==> flow/design.v <==
module single_stage_mult(clock, reset, 
                         product_in,  mplier_in,  mcand_in,  bmask_in,  inst_valid_in, dest_reg_in, NPC_in,
                         br_rec_en_1, br_rec_en_2, br_marker_1, br_marker_2, br_mispre_1, br_mispre_2,
                         product_out, mplier_out, mcand_out, bmask_out, inst_valid_out, dest_reg_out, NPC_out);
  input clock, reset, inst_valid_in;
  input [3:0]  bmask_in;
  input [63:0] product_in, mplier_in, mcand_in;
  input [5:0] dest_reg_in;
  input [63:0] NPC_in;
  input br_rec_en_1, br_rec_en_2;
  input [2:0] br_marker_1, br_marker_2;
  input br_mispre_1, br_mispre_2;
  output reg inst_valid_out;
  output reg [3:0]  bmask_out;
  output reg [63:0] mplier_out, mcand_out;
  output reg [5:0] dest_reg_out;
  output reg [63:0] NPC_out;
  output wire [63:0] product_out;
  reg  [63:0] prod_in_reg, partial_prod_reg;
  wire [63:0] partial_product, next_mplier, next_mcand;
  assign product_out = prod_in_reg + partial_prod_reg;
  assign partial_product = mplier_in[15:0] * mcand_in;
  assign next_mplier = {16'b0,mplier_in[63:16]};
  assign next_mcand = {mcand_in[47:0],16'b0};
  always @(posedge clock)
  begin
    prod_in_reg      <= product_in;
    partial_prod_reg <= partial_product;
    mplier_out       <= next_mplier;
    mcand_out        <= next_mcand;
  end
  reg next_inst_valid_out;
  reg [3:0] next_bmask_out;
  always@(*) begin
    next_inst_valid_out = inst_valid_in;
    next_bmask_out       = bmask_in;
    if( br_rec_en_1 & br_mispre_1 & bmask_in[br_marker_1] ) next_inst_valid_out = 0;
    else if( br_rec_en_2 & br_mispre_2 & bmask_in[br_marker_2] ) next_inst_valid_out = 0;
    if( br_rec_en_1 ) next_bmask_out[br_marker_1] = 0;
    if( br_rec_en_2 ) next_bmask_out[br_marker_2] = 0;
  end
  always@(posedge clock)
  begin
    if(reset) begin
      inst_valid_out <= 1'b0;
      bmask_out      <= 0;
      NPC_out        <= 0;
      dest_reg_out   <= 6'd31;
    end
    else begin
      inst_valid_out <= next_inst_valid_out;
      bmask_out      <= next_bmask_out;
      NPC_out        <= NPC_in;
      dest_reg_out   <= dest_reg_in;
    end
  end
endmodule
module eight_stage_mult(clock, reset,
                        mplier, mcand, bmask_in, inst_valid_in, dest_reg_in, NPC_in,
                        br_rec_en_1, br_rec_en_2, br_marker_1, br_marker_2, br_mispre_1, br_mispre_2,
                        bmask_out, product, inst_valid_out, dest_reg_out, NPC_out);
  input clock, reset, inst_valid_in;
  input [5:0] dest_reg_in;
  input [63:0] NPC_in;
  input [3:0]  bmask_in;
  input [63:0] mcand, mplier;
  input br_rec_en_1, br_rec_en_2;
  input [2:0] br_marker_1, br_marker_2;
  input br_mispre_1, br_mispre_2;
  output [3:0]  bmask_out;
  output [63:0] product;
  output inst_valid_out;
  output [5:0] dest_reg_out;
  output [63:0] NPC_out;
  wire [63:0] mcand_out, mplier_out;
  wire [(3*4) -1:0] internal_bmask;
  wire [(3*6) -1:0] internal_dest_reg;
  wire [(3*64)-1:0] internal_products, internal_mcands, internal_mpliers, internal_NPC;
  wire [(3*1)- 1:0] internal_inst_valid_outs;
  single_stage_mult mstage [3:0] 
    (.clock(clock),
     .reset(reset),
     .product_in({internal_products,64'h0}),
     .mplier_in({internal_mpliers,mplier}),
     .mcand_in({internal_mcands,mcand}),
     .bmask_in({internal_bmask, bmask_in}),
     .inst_valid_in({internal_inst_valid_outs,inst_valid_in}),
     .dest_reg_in({internal_dest_reg, dest_reg_in}),
     .NPC_in({internal_NPC, NPC_in}),
     .br_rec_en_1(br_rec_en_1),
     .br_rec_en_2(br_rec_en_2),
     .br_marker_1(br_marker_1),
     .br_marker_2(br_marker_2),
     .br_mispre_1(br_mispre_1),
     .br_mispre_2(br_mispre_2),
     .product_out({product,internal_products}),
     .mplier_out({mplier_out,internal_mpliers}),
     .mcand_out({mcand_out,internal_mcands}),
     .bmask_out({bmask_out, internal_bmask}),
     .inst_valid_out({inst_valid_out,internal_inst_valid_outs}),
     .dest_reg_out({dest_reg_out, internal_dest_reg}),
     .NPC_out({NPC_out, internal_NPC})
    );
endmodule
# From RTL to reports: eight_stage_mult
# Module eight_stage_mult before and after one edit of its RTL, step after step.
# "before" refers to lines of the RTL above, "after" to lines of the edited file.
# "delta" is "after" less "before", of the values as shown; "rel_change_pct" is that difference over "before", in percent.
# Operators: Yosys type, input widths -> output width; for muxes data width and select width s.
# Cell names lack the library's common part.
# Not given: -
[inputs]
design = "eight_stage_mult"
clock = "clock"
cell_library = "sky130hd"
corner = "tt_025C_1v80"

# Diff
# The edit as a unified diff against the file above.
# A script made this edit. It changes what the design does and was not meant as an optimisation.
# begin of diff
@@ -19,5 +19,5 @@
   reg  [63:0] prod_in_reg, partial_prod_reg;
   wire [63:0] partial_product, next_mplier, next_mcand;
-  assign product_out = prod_in_reg + partial_prod_reg;
+  assign product_out = prod_in_reg - partial_prod_reg;
   assign partial_product = mplier_in[15:0] * mcand_in;
   assign next_mplier = {16'b0,mplier_in[63:16]};
# end of diff

# Word-level counts
# Yosys after proc, flatten, opt, wreduce and memory -nomap, before mapping. Enables and synchronous resets that opt folds into registers are not counted as muxes. Memory bits, and registers merged into a memory's read port (data or address), are not among the register bits. Print and check cells are not counted. Equal cells are merged and count once.
[op_classes]
columns = ["item", "before", "after", "delta", "rel_change_pct"]
rows = [
  ["mux", 8, 8, 0, 0.00],
  ["n_logic", 28, 28, 0, 0.00],
  ["addsub", 5, 6, 1, 20.00],
  ["n_reduce_logical", 4, 4, 0, 0.00],
  ["n_mul", 4, 4, 0, 0.00],
  ["n_shift", 12, 12, 0, 0.00],
]
[op_table]
columns = ["cell", "before", "after", "delta", "rel_change_pct"]
rows = [
  ["$add 64x64->64", 3, 0, -3, -100.00],
  ["$sub 64x64->64", 0, 3, 3, "-"],
  ["$sub 1x64->64 const A", 0, 1, 1, "-"],
]
# Operator kinds equal on both sides are left out: 13.
[bits]
columns = ["item", "before", "after", "delta", "rel_change_pct"]
rows = [
  ["regBits", 844, 844, 0, 0.00],
  ["word_cells", 90, 91, 1, 1.11],
  ["output_inout_bits", 139, 139, 0, 0.00],
  ["inputBits", 215, 215, 0, 0.00],
]

# Depth
# Longest topological path by Yosys (ltp), each cell counted once; first at word level (registers and memories cut), then after technology mapping (sequential cells cut; the memories' decode and read muxes count).
[logic_depth]
columns = ["item", "before", "after", "delta", "rel_change_pct"]
rows = [
  ["ltp_word", 9, 9, 0, 0.00],
  ["abc_area", "0", "0", "-", "-"],
  ["depth_mapped", 27, 28, 1, 3.70],
  ["mapped_depth_nobuf", 25, 25, 0, 0.00],
]

# After synthesis
# The flow's flattened synthesis, as Yosys stat reports it; memories are mapped. The netlist is that of the ABC_AREA named above (0 if unset); the other value can give another one.
[types]
columns = ["type", "before", "after", "delta", "rel_change_pct"]
rows = [
  ["inv_1", 1867, 1947, 80, 4.28],
  ["o21ai_0", 74, 128, 54, 72.97],
  ["xnor2_1", 248, 286, 38, 15.32],
  ["nor2_1", 133, 167, 34, 25.56],
  ["o21ai_1", 28, 1, -27, -96.43],
  ["nor3_1", 24, 45, 21, 87.50],
  ["or3_1", 6, 20, 14, 233.33],
  ["xor2_1", 91, 103, 12, 13.19],
  ["nor4_1", 3, 15, 12, 400.00],
  ["nand3_1", 38, 48, 10, 26.32],
  ["nor2b_1", 296, 287, -9, -3.04],
  ["a21o_1", 102, 110, 8, 7.84],
  ["o21a_1", 32, 40, 8, 25.00],
  ["nand2b_1", 25, 33, 8, 32.00],
  ["nand2_1", 1542, 1549, 7, 0.45],
  ["a21oi_1", 195, 188, -7, -3.59],
  ["o41ai_1", 3, 8, 5, 166.67],
  ["or2_2", 28, 24, -4, -14.29],
]
# Cell types equal on both sides are left out: 19.
# Not every row of either side is listed.
[synth_totals]
columns = ["item", "before", "after", "delta", "rel_change_pct"]
rows = [
  ["area_um2", 84775.1, 86061.3, 1286.2, 1.52],
  ["mapped_cells", 9018, 9266, 248, 2.75],
  ["flip_flops", 844, 844, 0, 0.00],
  ["seq_area_um2", 16896.2, 16896.2, 0.0, 0.00],
  ["buf_cells", 453, 456, 3, 0.66],
]
# The figures by module come from a second, unflattened synthesis with its own total; it is not the netlist above.
[unflattened]
columns = ["item", "before", "after", "delta", "rel_change_pct"]
rows = [
  ["hier_cells", 16393, 16797, 404, 2.46],
  ["hier_area_um2", 149482.1, 150853.4, 1371.3, 0.92],
]
# Rows give one instance, submodules left out.
[modules_before]
columns = ["module", "mod_seq_area_um2", "area_um2", "n_cells", "instances"]
rows = [
  ["single_stage_mult", 5985.7, 37369.6, 4098, 4],
  ["eight_stage_mult", 0.0, 3.8, 1, 1],
]
[modules_after]
columns = ["module", "mod_seq_area_um2", "area_um2", "n_cells", "instances"]
rows = [
  ["single_stage_mult", 5985.7, 37712.4, 4199, 4],
  ["eight_stage_mult", 0.0, 3.8, 1, 1],
]

# Worst setup path after synthesis
# Path of least setup slack by OpenSTA after synthesis, without wires, with an ideal clock, recovery checks aside; 20% of the period is set as input and as output delay. Where synthesis merged equal registers, the netlist keeps one of their names.
[synth_path]
columns = ["item", "before", "after", "delta", "rel_change_pct"]
rows = [
  ["path_type", "in2reg", "in2reg", "-", "-"],
  ["from", "input mplier[7]", "input mplier[1]", "-", "-"],
  ["to", "register mstage[0].partial_prod_reg[63]", "register mstage[0].partial_prod_reg[59]", "-", "-"],
  ["t_required_ps", 8882, 8928, 46, 0.52],
  ["n_path_buf", 2, 3, 1, 50.00],
  ["path_delay_ps", 6401, 6217, -184, -2.87],
  ["path_stages", 26, 24, -2, -7.69],
  ["setup_ps", 118, 72, -46, "-"],
  ["input_delay_ps", 1800, 1800, 0, 0.00],
  ["slack_ps", 799, 983, 184, "-"],
  ["period_ps", 9000, 9000, 0, 0.00],
  ["launch_ps", 1800, 1800, 0, 0.00],
  ["t_arrival_ps", 8083, 7945, -138, -1.71],
  ["synth_period_reached_ps", 8201, 8017, -184, -2.24],
]
# "path_delay_ps" = arrival - input delay + setup time.
# "path_stages" counts driving pins, that of a launching flip-flop among them; a cell with two outputs on the path counts twice.
# "synth_period_reached_ps" = period - worst setup slack (recovery checks aside). The figure is calculated, with input and output delays left at 20% of the set period.
# Between the ends stands the longest chain of elaborated cells between them, by number of cells; it is not shown to be the way that was timed. Of several equally long chains one is given.
# A line is the first line of the expression or statement that the cell stems from. Yosys adds cells for indexed reads and writes and turns some case tables into memories.
[synth_via_before]
cell_sequence = "clkbuf_1 -> clkbuf_1 -> nand2_1 -> fa_1 -> inv_1 -> fa_1 -> inv_1 -> fa_1 -> inv_1 -> fa_1 -> fa_1 -> inv_1 -> fa_1 -> inv_1 -> ha_1 -> a211oi_1 -> nor2_1 -> o41a_1 -> nor4_2 -> a21oi_1 -> o21a_1 -> a311oi_2 -> o31a_1 -> o21ai_1 -> a21oi_2 -> xnor2_1"
elab_chain_len = 1
cells_between = 1
cone_lines = 1
classes_between = "mul: 1"
[synth_lines_before]
columns = ["item", "line_no", "rtl"]
rows = [
  ["from (decl)", 66, "input [63:0] mcand, mplier;"],
  ["$mul 16x64->64", 22, ""],
  ["to (assign)", 28, ""],
  ["to (decl)", 19, "reg  [63:0] prod_in_reg, partial_prod_reg;"],
]
[synth_via_after]
cell_sequence = "clkbuf_1 -> clkbuf_1 -> nand2_1 -> fa_1 -> inv_1 -> fa_1 -> inv_1 -> fa_1 -> inv_1 -> fa_1 -> fa_1 -> inv_1 -> fa_1 -> inv_1 -> ha_1 -> clkbuf_1 -> nand4_1 -> or3_1 -> a2111oi_0 -> nor3_1 -> o41ai_1 -> a21oi_1 -> o21ai_0 -> xor2_1"
elab_chain_len = 1
cells_between = 1
cone_lines = 1
classes_between = "mul: 1"
[synth_lines_after]
columns = ["item", "line_no", "rtl"]
rows = [
  ["from (decl)", 66, "input [63:0] mcand, mplier;"],
  ["$mul 16x64->64", 22, ""],
  ["to (assign)", 28, ""],
  ["to (decl)", 19, "reg  [63:0] prod_in_reg, partial_prod_reg;"],
]

# Path in the finished layout
# From the final timing report of each run of pair 1: the path of least setup slack in the routed layout; clock arrival at registers is part of the times.
# The report prints the path's times to 10 ps; the period is as set.
[layout_path]
columns = ["item", "before", "after", "delta", "rel_change_pct"]
rows = [
  ["path_type", "in2reg", "in2reg", "-", "-"],
  ["from", "input mcand[9]", "input mcand[9]", "-", "-"],
  ["to", "register mstage[0].partial_prod_reg[63]", "register mstage[0].partial_prod_reg[59]", "-", "-"],
  ["t_arrival_ps", 8740, 8670, -70, -0.80],
  ["t_required_ps", 9090, 9100, 10, 0.11],
  ["period_ps", 8440, 8440, 0, 0.00],
  ["n_path_buf", 3, 7, 4, 133.33],
  ["setup_ps", 70, 70, 0, "-"],
  ["launch_ps", 1690, 1690, 0, 0.00],
  ["path_stages", 26, 27, 1, 3.85],
  ["input_delay_ps", 1690, 1690, 0, 0.00],
  ["slack_ps", 350, 430, 80, "-"],
]
# Between the ends stands the longest chain of elaborated cells between them, by number of cells; it is not shown to be the way that was timed. Of several equally long chains one is given.
[layout_via_before]
cell_sequence = "clkdlybuf4s50_1 -> and2_1 -> fa_1 -> inv_1 -> fa_1 -> fa_1 -> inv_1 -> fa_1 -> fa_1 -> inv_1 -> fa_1 -> inv_1 -> ha_1 -> a211oi_1 -> nor2_1 -> o41a_1 -> nor4_2 -> buf_4 -> a21oi_1 -> buf_4 -> o21a_1 -> a311oi_2 -> o31a_1 -> o21ai_1 -> a21oi_2 -> xnor2_1"
elab_chain_len = 1
cells_between = 1
cone_lines = 1
classes_between = "mul: 1"
[layout_lines_before]
columns = ["item", "line_no", "rtl"]
rows = [
  ["from (decl)", 66, "input [63:0] mcand, mplier;"],
  ["$mul 16x64->64", 22, ""],
  ["to (assign)", 28, ""],
  ["to (decl)", 19, "reg  [63:0] prod_in_reg, partial_prod_reg;"],
]
[layout_via_after]
cell_sequence = "clkdlybuf4s50_1 -> buf_4 -> buf_4 -> nand2_1 -> fa_1 -> inv_1 -> fa_1 -> fa_1 -> fa_1 -> fa_1 -> inv_1 -> fa_1 -> inv_1 -> ha_1 -> buf_4 -> o21ai_0 -> a21oi_1 -> o311ai_0 -> buf_4 -> a2111oi_1 -> buf_4 -> nor3_1 -> buf_4 -> o41ai_2 -> a21oi_1 -> o21ai_0 -> xor2_1"
elab_chain_len = 1
cells_between = 1
cone_lines = 1
classes_between = "mul: 1"
[layout_lines_after]
columns = ["item", "line_no", "rtl"]
rows = [
  ["from (decl)", 66, "input [63:0] mcand, mplier;"],
  ["$mul 16x64->64", 22, ""],
  ["to (assign)", 28, ""],
  ["to (decl)", 19, "reg  [63:0] prod_in_reg, partial_prod_reg;"],
]

# Flow runs
# Runs of the flow (Yosys, OpenROAD) on both versions; the two runs of a pair have the same settings. The constraints put input and output delay at 20% of the set period each and load the outputs with 0.01 pF.
[flow_settings_pair_1]
CORE_UTILIZATION = 40
PLACE_DENSITY = 0.6
period_ns = 8.44
CAP_MARGIN = 20
CORE_MARGIN = 2
SLEW_MARGIN = 20
[measured_pair_1]
columns = ["item", "before", "after", "delta", "rel_change_pct"]
rows = [
  ["setup_tns_ps", 0, 0, 0, "-"],
  ["setup_worst_slack_ps", 348, 429, 81, "-"],
  ["final_cell_area_um2", 96938.0, 98619.6, 1681.6, 1.73],
  ["clock_period_reached_ps", 8092, 8011, -81, -1.00],
  ["finalUtil_frac", 0.461, 0.46, -0.001, "-"],
  ["fin_hold_ws_ps", 262, 322, 60, "-"],
  ["post_synth_area_um2", 84775.1, 86061.3, 1286.2, 1.52],
  ["final_die_area_um2", 215635.0, 218879.0, 3244.0, 1.50],
]
[flow_settings_pair_2]
CAP_MARGIN = 5
CELL_PAD_IN_SITES_DETAIL_PLACEMENT = 1
CELL_PAD_IN_SITES_GLOBAL_PLACEMENT = 3
CORE_MARGIN = 9
CORE_UTILIZATION = 29
CTS_CLUSTER_DIAMETER = 187
CTS_CLUSTER_SIZE = 86
GPL_TIMING_DRIVEN = 1
PLACE_DENSITY_LB_ADDON = 0.21
SETUP_SLACK_MARGIN = 0.06
SLEW_MARGIN = 40
TNS_END_PERCENT = 55
period_ns = 4.91
[measured_pair_2]
columns = ["item", "before", "after", "delta", "rel_change_pct"]
rows = [
  ["setup_tns_ps", -114872, -123764, -8892, "-"],
  ["setup_worst_slack_ps", -1835, -1638, 197, "-"],
  ["final_cell_area_um2", 109093.0, 111486.0, 2393.0, 2.19],
  ["clock_period_reached_ps", 6745, 6548, -197, -2.92],
  ["finalUtil_frac", 0.375, 0.378, 0.003, "-"],
  ["fin_hold_ws_ps", 244, 241, -3, "-"],
  ["post_synth_area_um2", 84775.1, 86061.3, 1286.2, 1.52],
  ["final_die_area_um2", 312118.0, 316699.0, 4581.0, 1.47],
]
# "clock_period_reached_ps": clock period set for the run, less the worst setup slack. It is reckoned from that one timing run; input and output delays stay at 20% of the period that was set.
